==> flow/design.v <==
module pointwise_weight_regs #(
    parameter DATA_W   = 8,
    parameter CIN      = 32,
    parameter COUT     = 64,
    parameter PAR_CIN  = 8,
    parameter PAR_COUT = 8
)(
    input  wire clk,
    input  wire reset,
    input  wire                         wr_en,
    input  wire [$clog2(COUT*CIN)-1:0]  wr_addr,
    input  wire signed [DATA_W-1:0]     wr_data,
    input  wire [$clog2((COUT+PAR_COUT-1)/PAR_COUT)-1:0] cout_blk_idx,
    input  wire [$clog2((CIN +PAR_CIN -1)/PAR_CIN )-1:0] cin_blk_idx,
    output reg  signed [PAR_COUT*PAR_CIN*DATA_W-1:0] weight_vec
);
    localparam NUM_CIN_BLKS  = (CIN  + PAR_CIN  - 1) / PAR_CIN;
    localparam NUM_COUT_BLKS = (COUT + PAR_COUT - 1) / PAR_COUT;
    localparam BLOCK_W       = PAR_COUT * PAR_CIN * DATA_W;
    localparam TOTAL_BLOCKS  = NUM_CIN_BLKS * NUM_COUT_BLKS;
    localparam TOTAL_WEIGHTS = COUT * CIN;
    (* ram_style = "block" *)
    reg signed [BLOCK_W-1:0] weight_mem [0:TOTAL_BLOCKS-1];
    wire [$clog2(COUT)-1:0] wr_cout;
    wire [$clog2(CIN)-1:0]  wr_cin;
    assign wr_cout = wr_addr / CIN;
    assign wr_cin  = wr_addr % CIN;
    wire [$clog2(NUM_COUT_BLKS)-1:0] wr_cout_blk;
    wire [$clog2(NUM_CIN_BLKS)-1:0]  wr_cin_blk;
    assign wr_cout_blk = wr_cout / PAR_COUT;
    assign wr_cin_blk  = wr_cin  / PAR_CIN;
    wire [$clog2(TOTAL_BLOCKS)-1:0] blk_idx;
    assign blk_idx = wr_cout_blk * NUM_CIN_BLKS + wr_cin_blk;
    wire [$clog2(PAR_COUT)-1:0] off_cout;
    wire [$clog2(PAR_CIN)-1:0]  off_cin;
    assign off_cout = wr_cout % PAR_COUT;
    assign off_cin  = wr_cin  % PAR_CIN;
    wire [$clog2(PAR_COUT*PAR_CIN)-1:0] elem_idx;
    assign elem_idx = off_cout * PAR_CIN + off_cin;
    wire [$clog2(BLOCK_W)-1:0] bit_idx;
    assign bit_idx = elem_idx * DATA_W;
    always @(posedge clk) begin
        if (wr_en && (wr_addr < TOTAL_WEIGHTS)) begin
            weight_mem[blk_idx][bit_idx +: DATA_W] <= wr_data;
        end
    end
    always @(posedge clk) begin
        weight_vec <=
            weight_mem[cout_blk_idx * NUM_CIN_BLKS + cin_blk_idx];
    end
endmodule
module pointwise_mac_datapath #(
    parameter DATA_W   = 8,
    parameter ACC_W    = 64,
    parameter PAR_CIN  = 8,    
    parameter PAR_COUT = 8
)(
    input  wire                               clk,
    input  wire                               reset,
    input  wire                               acc_clear,
    input  wire                               acc_enable,
    input  wire signed [PAR_CIN*DATA_W-1:0]   feature_vec,
    input  wire signed [PAR_COUT*PAR_CIN*DATA_W-1:0] weight_vec,
    output wire signed [PAR_COUT*ACC_W-1:0]   acc_out
);
    initial begin
        if (PAR_CIN & (PAR_CIN - 1))
            $error("PAR_CIN must be power of 2.");
    end
    localparam PROD_W   = 2 * DATA_W;
    localparam TREE_LVL = $clog2(PAR_CIN);
    localparam SUM_W    = PROD_W + TREE_LVL;
    localparam LATENCY  = 2 + TREE_LVL;  
    integer g, i;
    reg signed [PAR_CIN*DATA_W-1:0]            feature_vec_r;
    reg signed [PAR_COUT*PAR_CIN*DATA_W-1:0]   weight_vec_r;
    always @(posedge clk) begin
        feature_vec_r <= feature_vec;
        weight_vec_r  <= weight_vec;
    end
    (* use_dsp = "yes" *)
    reg signed [PROD_W-1:0] mult [0:PAR_COUT-1][0:PAR_CIN-1];
    always @(posedge clk) begin
        for (g = 0; g < PAR_COUT; g = g + 1) begin
            for (i = 0; i < PAR_CIN; i = i + 1) begin
                mult[g][i] <=
                    $signed(feature_vec_r[i*DATA_W +: DATA_W]) *
                    $signed(weight_vec_r[(g*PAR_CIN+i)*DATA_W +: DATA_W]);
            end
        end
    end
    reg signed [SUM_W-1:0] tree_lvl 
        [0:PAR_COUT-1][0:TREE_LVL-1][0:PAR_CIN/2-1];
    always @(posedge clk) begin
        for (g = 0; g < PAR_COUT; g = g + 1) begin
            for (i = 0; i < PAR_CIN/2; i = i + 1) begin
                tree_lvl[g][0][i] <=
                    {{(SUM_W-PROD_W){mult[g][2*i][PROD_W-1]}}, mult[g][2*i]} +
                    {{(SUM_W-PROD_W){mult[g][2*i+1][PROD_W-1]}}, mult[g][2*i+1]};
            end
        end
    end
    genvar lvl;
    generate
        for (lvl = 1; lvl < TREE_LVL; lvl = lvl + 1) begin : TREE_GEN
            integer idx;
            always @(posedge clk) begin
                for (g = 0; g < PAR_COUT; g = g + 1) begin
                    for (idx = 0; idx < (PAR_CIN >> (lvl+1)); idx = idx + 1) begin
                        tree_lvl[g][lvl][idx] <=
                            tree_lvl[g][lvl-1][2*idx] +
                            tree_lvl[g][lvl-1][2*idx+1];
                    end
                end
            end
        end
    endgenerate
    wire signed [SUM_W-1:0] cycle_sum [0:PAR_COUT-1];
    genvar gi;
    generate
        for (gi = 0; gi < PAR_COUT; gi = gi + 1) begin : SUM_OUT
            assign cycle_sum[gi] = tree_lvl[gi][TREE_LVL-1][0];
        end
    endgenerate
    reg [LATENCY-1:0] acc_enable_pipe;
    reg [LATENCY-1:0] acc_clear_pipe;
    always @(posedge clk) begin
        if (reset) begin
            acc_enable_pipe <= 0;
            acc_clear_pipe  <= 0;
        end
        else begin
            acc_enable_pipe <= {acc_enable_pipe[LATENCY-2:0], acc_enable};
            acc_clear_pipe  <= {acc_clear_pipe[LATENCY-2:0],  acc_clear};
        end
    end
    wire acc_enable_aligned = acc_enable_pipe[LATENCY-1];
    wire acc_clear_aligned  = acc_clear_pipe[LATENCY-1];
    (* use_dsp = "yes" *)
    reg signed [ACC_W-1:0] acc_reg [0:PAR_COUT-1];
    always @(posedge clk) begin
        if (reset) begin
            for (g = 0; g < PAR_COUT; g = g + 1)
                acc_reg[g] <= 0;
        end
        else if (acc_clear_aligned) begin
            for (g = 0; g < PAR_COUT; g = g + 1)
                acc_reg[g] <= 0;
        end
        else if (acc_enable_aligned) begin
            for (g = 0; g < PAR_COUT; g = g + 1)
                acc_reg[g] <= acc_reg[g] + cycle_sum[g];
        end
    end
    generate
        for (gi = 0; gi < PAR_COUT; gi = gi + 1) begin : OUT_PACK
            assign acc_out[gi*ACC_W +: ACC_W] = acc_reg[gi];
        end
    endgenerate
endmodule
module pointwise_conv1x1_fsm_axis #(
    parameter DATA_W   = 8,
    parameter ACC_W    = 64,
    parameter CIN      = 32,
    parameter COUT     = 64,
    parameter PAR_CIN  = 8,
    parameter PAR_COUT = 8,
    parameter MAC_LATENCY = 5
)(
    input  wire clk,
    input  wire reset,
    input  wire s_axis_tvalid,
    output wire s_axis_tready,
    output wire m_axis_tvalid,
    input  wire m_axis_tready,
    input  wire signed [CIN*DATA_W-1:0] feature_vec,
    input  wire signed [PAR_COUT*ACC_W-1:0] acc_out,
    output reg  acc_clear,
    output reg  acc_enable,
    output reg signed [COUT*DATA_W-1:0] out_vec,
    output reg signed [CIN*DATA_W-1:0] feature_reg,
    output reg [$clog2((CIN+PAR_CIN-1)/PAR_CIN)-1:0]   cin_blk_idx,
    output reg [$clog2((COUT+PAR_COUT-1)/PAR_COUT)-1:0] cout_blk_idx,
    output reg o_intr
);
    localparam NUM_CIN_ITER  = (CIN  + PAR_CIN  - 1) / PAR_CIN;
    localparam NUM_COUT_ITER = (COUT + PAR_COUT - 1) / PAR_COUT;
    localparam IDLE      = 3'd0,
               LOAD      = 3'd1,
               ACCUM     = 3'd2,
               WAIT_PIPE = 3'd3,
               STORE     = 3'd4,
               DONE      = 3'd5;
    reg [2:0] state, next_state;
    reg [$clog2(NUM_CIN_ITER)-1:0]  cin_cnt;
    reg [$clog2(NUM_COUT_ITER)-1:0] cout_cnt;
    reg [$clog2(MAC_LATENCY)-1:0]   pipe_cnt;
    always @(posedge clk)
        if (reset)
            state <= IDLE;
        else
            state <= next_state;
    always @(*) begin
        next_state = state;
        case (state)
            IDLE:
                if (s_axis_tvalid)
                    next_state = LOAD;
            LOAD:
                next_state = ACCUM;
            ACCUM:
                if (cin_cnt == NUM_CIN_ITER-1)
                    next_state = WAIT_PIPE;
            WAIT_PIPE:
                if (pipe_cnt == MAC_LATENCY-1)
                    next_state = STORE;
            STORE:
                if (cout_cnt == NUM_COUT_ITER-1)
                    next_state = DONE;
                else
                    next_state = LOAD;
            DONE:
                if (m_axis_tready)
                    next_state = IDLE;
        endcase
    end
    function automatic signed [DATA_W-1:0] saturate;
        input signed [ACC_W-1:0] val;
        begin
            if (val > 127)
                saturate = 127;
            else if (val < -128)
                saturate = -128;
            else
                saturate = val[DATA_W-1:0];
        end
    endfunction
    integer g;
    always @(posedge clk) begin
        if (reset) begin
            cin_cnt      <= 0;
            cout_cnt     <= 0;
            pipe_cnt     <= 0;
            cin_blk_idx  <= 0;
            cout_blk_idx <= 0;
            acc_enable   <= 0;
            acc_clear    <= 0;
            out_vec      <= 0;
            feature_reg  <= 0;
            o_intr       <= 0;
        end
        else begin
            acc_enable <= 0;
            acc_clear  <= 0;
            o_intr     <= 0;
            if (state == ACCUM && next_state == WAIT_PIPE)
                pipe_cnt <= 0;
            else if (state == WAIT_PIPE)
                pipe_cnt <= pipe_cnt + 1;
            case (state)
                IDLE:
                begin
                    cin_cnt  <= 0;
                    cout_cnt <= 0;
                    if (s_axis_tvalid)
                        feature_reg <= feature_vec;   
                end
                LOAD:
                begin
                    cin_cnt      <= 0;
                    cin_blk_idx  <= 0;
                    cout_blk_idx <= cout_cnt;
                    acc_clear    <= 1;
                end
                ACCUM:
                begin
                    acc_enable  <= 1;
                    cin_blk_idx <= cin_cnt + 1;
                    if (cin_cnt != NUM_CIN_ITER-1)
                        cin_cnt <= cin_cnt + 1;
                end
                WAIT_PIPE:
                begin
                end
                STORE:
                begin
                    for (g = 0; g < PAR_COUT; g = g + 1)
                        if ((cout_cnt*PAR_COUT + g) < COUT)
                            out_vec[(cout_cnt*PAR_COUT + g)*DATA_W +: DATA_W]
                                <= saturate(acc_out[g*ACC_W +: ACC_W]);
                    if (cout_cnt != NUM_COUT_ITER-1)
                        cout_cnt <= cout_cnt + 1;
                end
                DONE:
                begin
                    o_intr <= 1;
                end
            endcase
        end
    end
    assign s_axis_tready = (state == IDLE);
    assign m_axis_tvalid = (state == DONE);
endmodule
module pointwise_layer_stream #(
    parameter DATA_W   = 8,
    parameter ACC_W    = 64,
    parameter CIN      = 16,
    parameter COUT     = 16,
    parameter PAR_CIN       = 8,
    parameter PAR_COUT       = 4
)(
    input  wire clk,
    input  wire reset,
    input  wire [CIN*DATA_W-1:0]  s_axis_tdata,
    input  wire                   s_axis_tvalid,
    output wire                   s_axis_tready,
    output wire [COUT*DATA_W-1:0] m_axis_tdata,
    output wire                   m_axis_tvalid,
    input  wire                   m_axis_tready,
    input  wire                         pw_wr_en,
    input  wire [$clog2(COUT*CIN)-1:0]  pw_wr_addr,
    input  wire signed [DATA_W-1:0]     pw_wr_data,
    output wire o_intr
);
    localparam NUM_CIN_ITER  = (CIN  + PAR_CIN  - 1) / PAR_CIN;
    localparam NUM_COUT_ITER = (COUT + PAR_COUT - 1) / PAR_COUT;
    localparam MAC_LATENCY = 3 + $clog2(PAR_CIN);
    wire                                  acc_clear;
    wire                                  acc_enable;
    wire signed [PAR_COUT*ACC_W-1:0]      acc_out;
    wire signed [CIN*DATA_W-1:0]          feature_full_reg;
    wire signed [PAR_CIN*DATA_W-1:0]      feature_slice;
    wire signed [PAR_COUT*PAR_CIN*DATA_W-1:0] weight_vec_block;
    wire [$clog2(NUM_CIN_ITER)-1:0]       cin_blk_idx;
    wire [$clog2(NUM_COUT_ITER)-1:0]      cout_blk_idx;
    wire signed [COUT*DATA_W-1:0]         fsm_out_vec;
    wire                                  fsm_m_axis_tvalid;
    pointwise_conv1x1_fsm_axis #(
        .DATA_W       (DATA_W),
        .ACC_W        (ACC_W),
        .CIN          (CIN),
        .COUT         (COUT),
        .PAR_CIN      (PAR_CIN),
        .PAR_COUT     (PAR_COUT),
        .MAC_LATENCY  (MAC_LATENCY)
    ) FSM (
        .clk            (clk),
        .reset          (reset),
        .s_axis_tvalid  (s_axis_tvalid),
        .s_axis_tready  (s_axis_tready),
        .m_axis_tvalid  (fsm_m_axis_tvalid),
        .m_axis_tready  (m_axis_tready),
        .feature_vec    (s_axis_tdata),       
        .acc_out        (acc_out),
        .acc_clear      (acc_clear),
        .acc_enable     (acc_enable),
        .out_vec        (fsm_out_vec),
        .feature_reg    (feature_full_reg),   
        .cin_blk_idx    (cin_blk_idx),
        .cout_blk_idx   (cout_blk_idx),
        .o_intr         (o_intr)
    );
    reg signed [PAR_CIN*DATA_W-1:0] feature_slice_r;
    always @(posedge clk)
        feature_slice_r <=
            feature_full_reg[
                cin_blk_idx * PAR_CIN * DATA_W +: PAR_CIN * DATA_W
            ];
    assign feature_slice = feature_slice_r;
    pointwise_weight_regs #(
        .DATA_W   (DATA_W),
        .CIN      (CIN),
        .COUT     (COUT),
        .PAR_CIN  (PAR_CIN),
        .PAR_COUT (PAR_COUT)
    ) PW_WREGS (
        .clk          (clk),
        .reset        (reset),
        .wr_en        (pw_wr_en),
        .wr_addr      (pw_wr_addr),
        .wr_data      (pw_wr_data),
        .cin_blk_idx  (cin_blk_idx),
        .cout_blk_idx (cout_blk_idx),
        .weight_vec   (weight_vec_block)
    );
    pointwise_mac_datapath #(
        .DATA_W   (DATA_W),
        .ACC_W    (ACC_W),
        .PAR_CIN  (PAR_CIN),
        .PAR_COUT (PAR_COUT)
    ) MAC_DP (
        .clk         (clk),
        .reset       (reset),
        .acc_clear   (acc_clear),
        .acc_enable  (acc_enable),
        .feature_vec (feature_slice),    
        .weight_vec  (weight_vec_block),
        .acc_out     (acc_out)
    );
    assign m_axis_tdata  = fsm_out_vec;
    assign m_axis_tvalid = fsm_m_axis_tvalid;
endmodule
### Step by step through the tools: pointwise_layer_stream

What the tools print for pointwise_layer_stream, step after step.
Lines are those of the file above, counted from 1.
Operators carry their Yosys type and port widths (W data, S select, Z words).
The mark - stands for no value.

| set-up | value |
|---|---|
| top module | pointwise_layer_stream |
| clock input | clk |
| cell library | sky130hd |
| timing corner | tt_025C_1v80 |

### Word-level counts

Yosys after proc, flatten, opt, wreduce and memory -nomap, before mapping. Print and check cells are not counted. Equal cells are merged and count once.
Yosys's memory passes give these memory sizes; they may raise the number of words (mostly to a power of two), join words into wider ones and drop unused or constant bits.

| operators by class | value |
|---|---|
| muxes and demuxes | 47 |
| $mul | 32 |
| shift operators | 11 |
| order comparisons | 13 |
| eq/ne operators | 10 |
| reductions and logical operators | 11 |
| bitwise gates (word level) | 12 |
| $add $sub $neg | 45 |

Operators with widths:

| operator | count |
|---|---|
| $mul A8 B8 Y16 | 32 |
| $mux W128 | 10 |
| $and A128 B128 Y128 | 4 |
| $or A128 B128 Y128 | 4 |
| $not A128 Y128 | 4 |
| $shift A8 B33 Y128 | 4 |
| $shift A8 B33 Y128 const A | 4 |
| $mux W256 | 2 |
| $add A16 B16 Y17 | 16 |
| $add A64 B19 Y64 | 4 |
| $gt A64 B8 Y1 const B | 4 |
| $lt A64 B8 Y1 const B | 4 |
| $shl A8 B8 Y256 | 1 |
| $shl A8 B8 Y256 const A | 1 |
| $add A19 B19 Y19 | 12 |
| $mux W8 | 20 |
| $shiftx A128 B8 Y64 | 1 |
| $neg A32 Y33 | 3 |
| $lt A32 B5 Y1 const B | 3 |
| $neg A7 Y33 | 1 |
| $pmux W3 S6 | 1 |
| $mux W3 | 6 |
| $add A4 B2 Y5 const B | 2 |
| $eq A3 B2 Y1 const B | 3 |
| $eq A3 B3 Y1 const B | 3 |
| $lt A8 B9 Y1 const B | 1 |
| $reduce_bool A2 Y1 | 3 |
| $reduce_or A2 Y1 | 3 |

Not listed: further kinds 18, cells in them 25.

| bit counts | value |
|---|---|
| output and inout port bits | 131 |
| memories | 1 |
| word width x clocked read ports | 256 |
| register bits | 1,965 |
| bits in writable memories | 2,048 |

Memory list:

| name | words | width | rd ports | wr ports | line | RTL |
|---|---|---|---|---|---|---|
| PW_WREGS.weight_mem | 8 | 256 | 1 | 1 | 23 | `reg signed [BLOCK_W-1:0] weight_mem [0:TOTAL_BLOCKS-1];` |

### Longest topological paths

Yosys ltp: most cells in a row. Word level: on the elaborated netlist, between registers, memories and ports. Mapped: between sequential cells and ports; inverters and the memories' decode and read muxes count.

| logic depth | value |
|---|---|
| depth in word-level cells | 24 |
| ABC_AREA | 0 |
| mapped depth | 22 |
| depth with buffers taken out | 21 |

### Synthesis result

Yosys stat after the flow's synthesis: flattened, memories mapped to cells. It holds for the ABC_AREA given above (unset counts as 0); a run with the other value may have another netlist.
The area totals of this step are shown rounded.

| mapped netlist | value |
|---|---|
| cells in the netlist | 21,305 |
| flip-flops | 4,243 |
| buffers | 680 |
| chip area (Yosys) | 240,000 µm² |

Cells by type:

| cell type | count |
|---|---|
| sky130_fd_sc_hd__edfxtp_1 | 2,048 |
| sky130_fd_sc_hd__dfxtp_1 | 2,195 |
| sky130_fd_sc_hd__fa_1 | 1,792 |
| sky130_fd_sc_hd__ha_1 | 1,650 |
| sky130_fd_sc_hd__mux4_2 | 512 |
| sky130_fd_sc_hd__inv_1 | 3,046 |
| sky130_fd_sc_hd__and2_1 | 1,320 |
| sky130_fd_sc_hd__xnor2_1 | 846 |
| sky130_fd_sc_hd__a21oi_1 | 1,186 |
| sky130_fd_sc_hd__nand2_1 | 1,348 |
| sky130_fd_sc_hd__nor2_1 | 1,330 |
| sky130_fd_sc_hd__mux2_2 | 344 |
| sky130_fd_sc_hd__o21ai_0 | 585 |
| sky130_fd_sc_hd__clkbuf_1 | 579 |
| sky130_fd_sc_hd__a21o_1 | 288 |
| sky130_fd_sc_hd__xor2_1 | 228 |
| sky130_fd_sc_hd__o21bai_1 | 218 |
| sky130_fd_sc_hd__nor2b_1 | 238 |

Not listed: further types 80, cells in them 1552.
The figures by module come from a second, unflattened synthesis with its own total; it is not the netlist above.

| second synthesis, totals | value |
|---|---|
| cells (unflattened synthesis) | 21,061 |
| area total of the unflattened synthesis | 240,000 µm² |

Each row is one instance without its submodules.

By module:

| module | sequential area (µm²) | cells | times used | area (µm²) |
|---|---|---|---|---|
| pointwise_mac_datapath | 32,000 | 15,698 | 1 | 150,000 |
| pointwise_weight_regs | 67,000 | 4,063 | 1 | 86,000 |
| pointwise_conv1x1_fsm_axis | 5,500 | 1,165 | 1 | 11,000 |
| pointwise_layer_stream | 1,300 | 135 | 1 | 2,400 |

### Worst setup path after synthesis

OpenSTA on the mapped netlist: ideal clock, no wires. The path of least setup slack (recovery checks aside). Input and output delay are each 20% of the period. Register names are those of the netlist, which keeps one name where synthesis merged equal registers.

| timing path after synthesis | value |
|---|---|
| kind | flip-flop to flip-flop |
| start | register MAC_DP.feature_vec_r[57] |
| end | register MAC_DP.mult |
| library setup time | 0.072 ns |
| arrival time | 4.421 ns |
| delay of the path | 4.493 ns |
| buffers on the path | 1 |
| setup slack | 5.507 ns |
| clock period | 10.0 ns |
| launch time at the first pin | 0.000 ns |
| stages on the path | 20 |
| synthesis period reached | 4.493 ns |

"delay of the path" is the arrival time less input delay plus setup time.
"stages on the path": output pins that drive a net of the path, with the launching flip-flop's if there is one; two outputs of one cell count as two.
"synthesis period reached" is the clock period less the worst setup slack; recovery checks do not enter. This is arithmetic on one report: input and output delays are still those of the set period (20% each).
Where an end lacks its bit number, it is one bit of the signal, or one of the new flip-flops if synthesis recoded a state register.
The rows between start and end are the longest chain of elaborated cells between them; the timing report does not say that the signal goes this way. Where chains are equally long, one stands for them.
Each line given opens the expression or statement behind the cell; cells for indexed reads and writes are added by Yosys, which also makes memories of some case tables.

| on the way, after synthesis | value |
|---|---|
| cells stage by stage | sky130_fd_sc_hd__dfxtp_1 sky130_fd_sc_hd__clkbuf_1 sky130_fd_sc_hd__nand2_1 sky130_fd_sc_hd__fa_1 sky130_fd_sc_hd__fa_1 sky130_fd_sc_hd__inv_1 sky130_fd_sc_hd__fa_1 sky130_fd_sc_hd__inv_1 sky130_fd_sc_hd__fa_1 sky130_fd_sc_hd__inv_1 sky130_fd_sc_hd__ha_1 sky130_fd_sc_hd__inv_1 sky130_fd_sc_hd__o21bai_1 sky130_fd_sc_hd__a21o_1 sky130_fd_sc_hd__a21o_1 sky130_fd_sc_hd__a21oi_1 sky130_fd_sc_hd__o21bai_1 sky130_fd_sc_hd__a21o_1 sky130_fd_sc_hd__a21oi_1 sky130_fd_sc_hd__xnor2_1 |
| cells in the longest elaborated chain | 1 |

Ends and longest elaborated chain, after synthesis:

| item | line | RTL |
|---|---|---|
| from (decl) | 75 | `reg signed [PAR_CIN*DATA_W-1:0]            feature_vec_r;` |
| from (assign) | 78 | `feature_vec_r <= feature_vec;` |
| $mul A8 B8 Y16 | 87 | `$signed(feature_vec_r[i*DATA_W +: DATA_W]) *` |
| to (assign) | 86 | `mult[g][i] <=` |
| to (decl) | 82 | `reg signed [PROD_W-1:0] mult [0:PAR_COUT-1][0:PAR_CIN-1];` |

### Worst path after layout

From the final timing report of job 1: the path of least setup slack in the routed layout; clock arrival at registers is part of the times.

| timing path after layout | value |
|---|---|
| kind | flip-flop to flip-flop |
| start | register MAC_DP.feature_vec_r[59] |
| end | register MAC_DP.mult |
| stages on the path | 20 |
| library setup time | 0.20 ns |
| clock period | 10.0 ns |
| buffers on the path | 1 |
| launch time at the first pin | 1.07 ns |
| setup slack | 3.90 ns |
| arrival time | 7.01 ns |

Where an end lacks its bit number, it is one bit of the signal, or one of the new flip-flops if synthesis recoded a state register.
The rows between start and end are the longest chain of elaborated cells between them; the timing report does not say that the signal goes this way. Where chains are equally long, one stands for them.

| on the way, after layout | value |
|---|---|
| cells stage by stage | sky130_fd_sc_hd__dfxtp_1 sky130_fd_sc_hd__clkbuf_1 sky130_fd_sc_hd__nand2_1 sky130_fd_sc_hd__fa_1 sky130_fd_sc_hd__inv_1 sky130_fd_sc_hd__fa_1 sky130_fd_sc_hd__inv_1 sky130_fd_sc_hd__fa_1 sky130_fd_sc_hd__fa_1 sky130_fd_sc_hd__inv_1 sky130_fd_sc_hd__ha_1 sky130_fd_sc_hd__a21oi_1 sky130_fd_sc_hd__o21bai_1 sky130_fd_sc_hd__a21oi_1 sky130_fd_sc_hd__o21bai_1 sky130_fd_sc_hd__a21oi_1 sky130_fd_sc_hd__o21bai_1 sky130_fd_sc_hd__a21oi_1 sky130_fd_sc_hd__o21ai_0 sky130_fd_sc_hd__xnor2_1 |
| cells in the longest elaborated chain | 1 |

Ends and longest elaborated chain, after layout:

| item | line | RTL |
|---|---|---|
| from (decl) | 75 | `reg signed [PAR_CIN*DATA_W-1:0]            feature_vec_r;` |
| from (assign) | 78 | `feature_vec_r <= feature_vec;` |
| $mul A8 B8 Y16 | 87 | `$signed(feature_vec_r[i*DATA_W +: DATA_W]) *` |
| to (assign) | 86 | `mult[g][i] <=` |
| to (decl) | 82 | `reg signed [PROD_W-1:0] mult [0:PAR_COUT-1][0:PAR_CIN-1];` |

Wiki page: pointwise_layer_stream / flow data

Module pointwise_layer_stream, platform sky130hd: 6 stored runs of the flow (Yosys, OpenROAD) with differing settings, in no particular order. Input and output delays are each 20% of the period that was set; the output load is 0.01 pF.
By "reached clock period" is meant the clock period of the run minus its worst setup slack. This is arithmetic on one report: input and output delays are still those of the set period (20% each).
"worst path time" = time allowed to the worst setup path (clock period - input delay - output delay, where it has them) - its slack; a late launch clock adds to it, a late capture clock takes from it.
By "power consumption" is meant OpenSTA's value without simulated activity: inputs other than the clock are taken to toggle once in ten clock periods, and the tool carries that through the logic.
The measured numbers are rounded.
A setting shown as . is not set for that run.
Results: . = not shown.

| item | job 1 | job 2 | job 3 | job 4 | job 5 | job 6 |
|---|---|---|---|---|---|---|
| CORE_ASPECT_RATIO | 1.25 | . | . | . | . | . |
| CORE_UTILIZATION | 45 | 45 | 45 | 54 | 45 | 51 |
| CTS_CLUSTER_DIAMETER | 25 | . | . | 390 | 211 | . |
| CTS_CLUSTER_SIZE | 38 | . | . | 62 | 38 | 12 |
| GPL_ROUTABILITY_DRIVEN | 0 | . | . | . | 1 | 1 |
| GPL_TIMING_DRIVEN | 0 | . | . | . | 0 | 0 |
| HOLD_SLACK_MARGIN | 0.16 | . | . | . | . | . |
| PLACE_DENSITY_LB_ADDON | 0.23 | . | . | . | 0.23 | . |
| SETUP_SLACK_MARGIN | 2.68 | -0.2 | . | . | 2.44 | -0.4 |
| period_ns | 10.0 | 5.26 | 5.26 | 9.15 | 10.0 | 8.7 |
| CAP_MARGIN | 20 | 20 | 20 | 20 | 20 | 20 |
| CORE_MARGIN | 2 | 2 | 2 | 10 | 2 | 8 |
| SLEW_MARGIN | 20 | 20 | 20 | 25 | 20 | 30 |
| ABC_AREA | . | . | . | 0 | . | . |
| CELL_PAD_IN_SITES_DETAIL_PLACEMENT | . | . | . | 2 | . | . |
| MAX_ROUTING_LAYER | . | . | . | met4 | . | . |
| MIN_ROUTING_LAYER | . | . | . | met2 | . | met1 |
| TNS_END_PERCENT | . | . | . | 40 | . | . |
| CELL_PAD_IN_SITES_GLOBAL_PLACEMENT | . | . | . | . | . | 1 |
| PLACE_DENSITY | . | . | . | . | . | 0.77 |
| full die area (µm²) | 550,000 | 550,000 | 550,000 | . | 550,000 | 500,000 |
| reached clock period (ns) | 6.097 | 5.090 | 4.931 | . | 6.057 | 5.809 |
| worst path time (ns) | 6.10 | 5.09 | 4.93 | . | 6.06 | 5.81 |
| critical path kind | flip-flop to flip-flop | flip-flop to flip-flop | flip-flop to flip-flop | . | flip-flop to flip-flop | flip-flop to flip-flop |
| worst hold slack after layout (ns) | 0.26 | 0.30 | 0.30 | . | 0.32 | 0.29 |
| total negative slack on setup checks (ns) | 0.000 | 0.000 | 0.000 | . | 0.000 | 0.000 |
| mapped cell area after synthesis (µm²) | 240,000 | 240,000 | 240,000 | . | 240,000 | 240,000 |
| worst slack on setup checks (ns) | 3.9 | 0.17 | 0.33 | . | 3.9 | 2.9 |
| standard-cell area after layout (µm²) | 290,000 | 270,000 | 270,000 | . | 260,000 | 270,000 |
| power consumption (uW) | 80,000 | 130,000 | 130,000 | . | 59,000 | 77,000 |
| utilization after routing (%) | 53 | 51 | 51 | . | 48 | 57 |

Job 4: no results, placement failed with a tool error
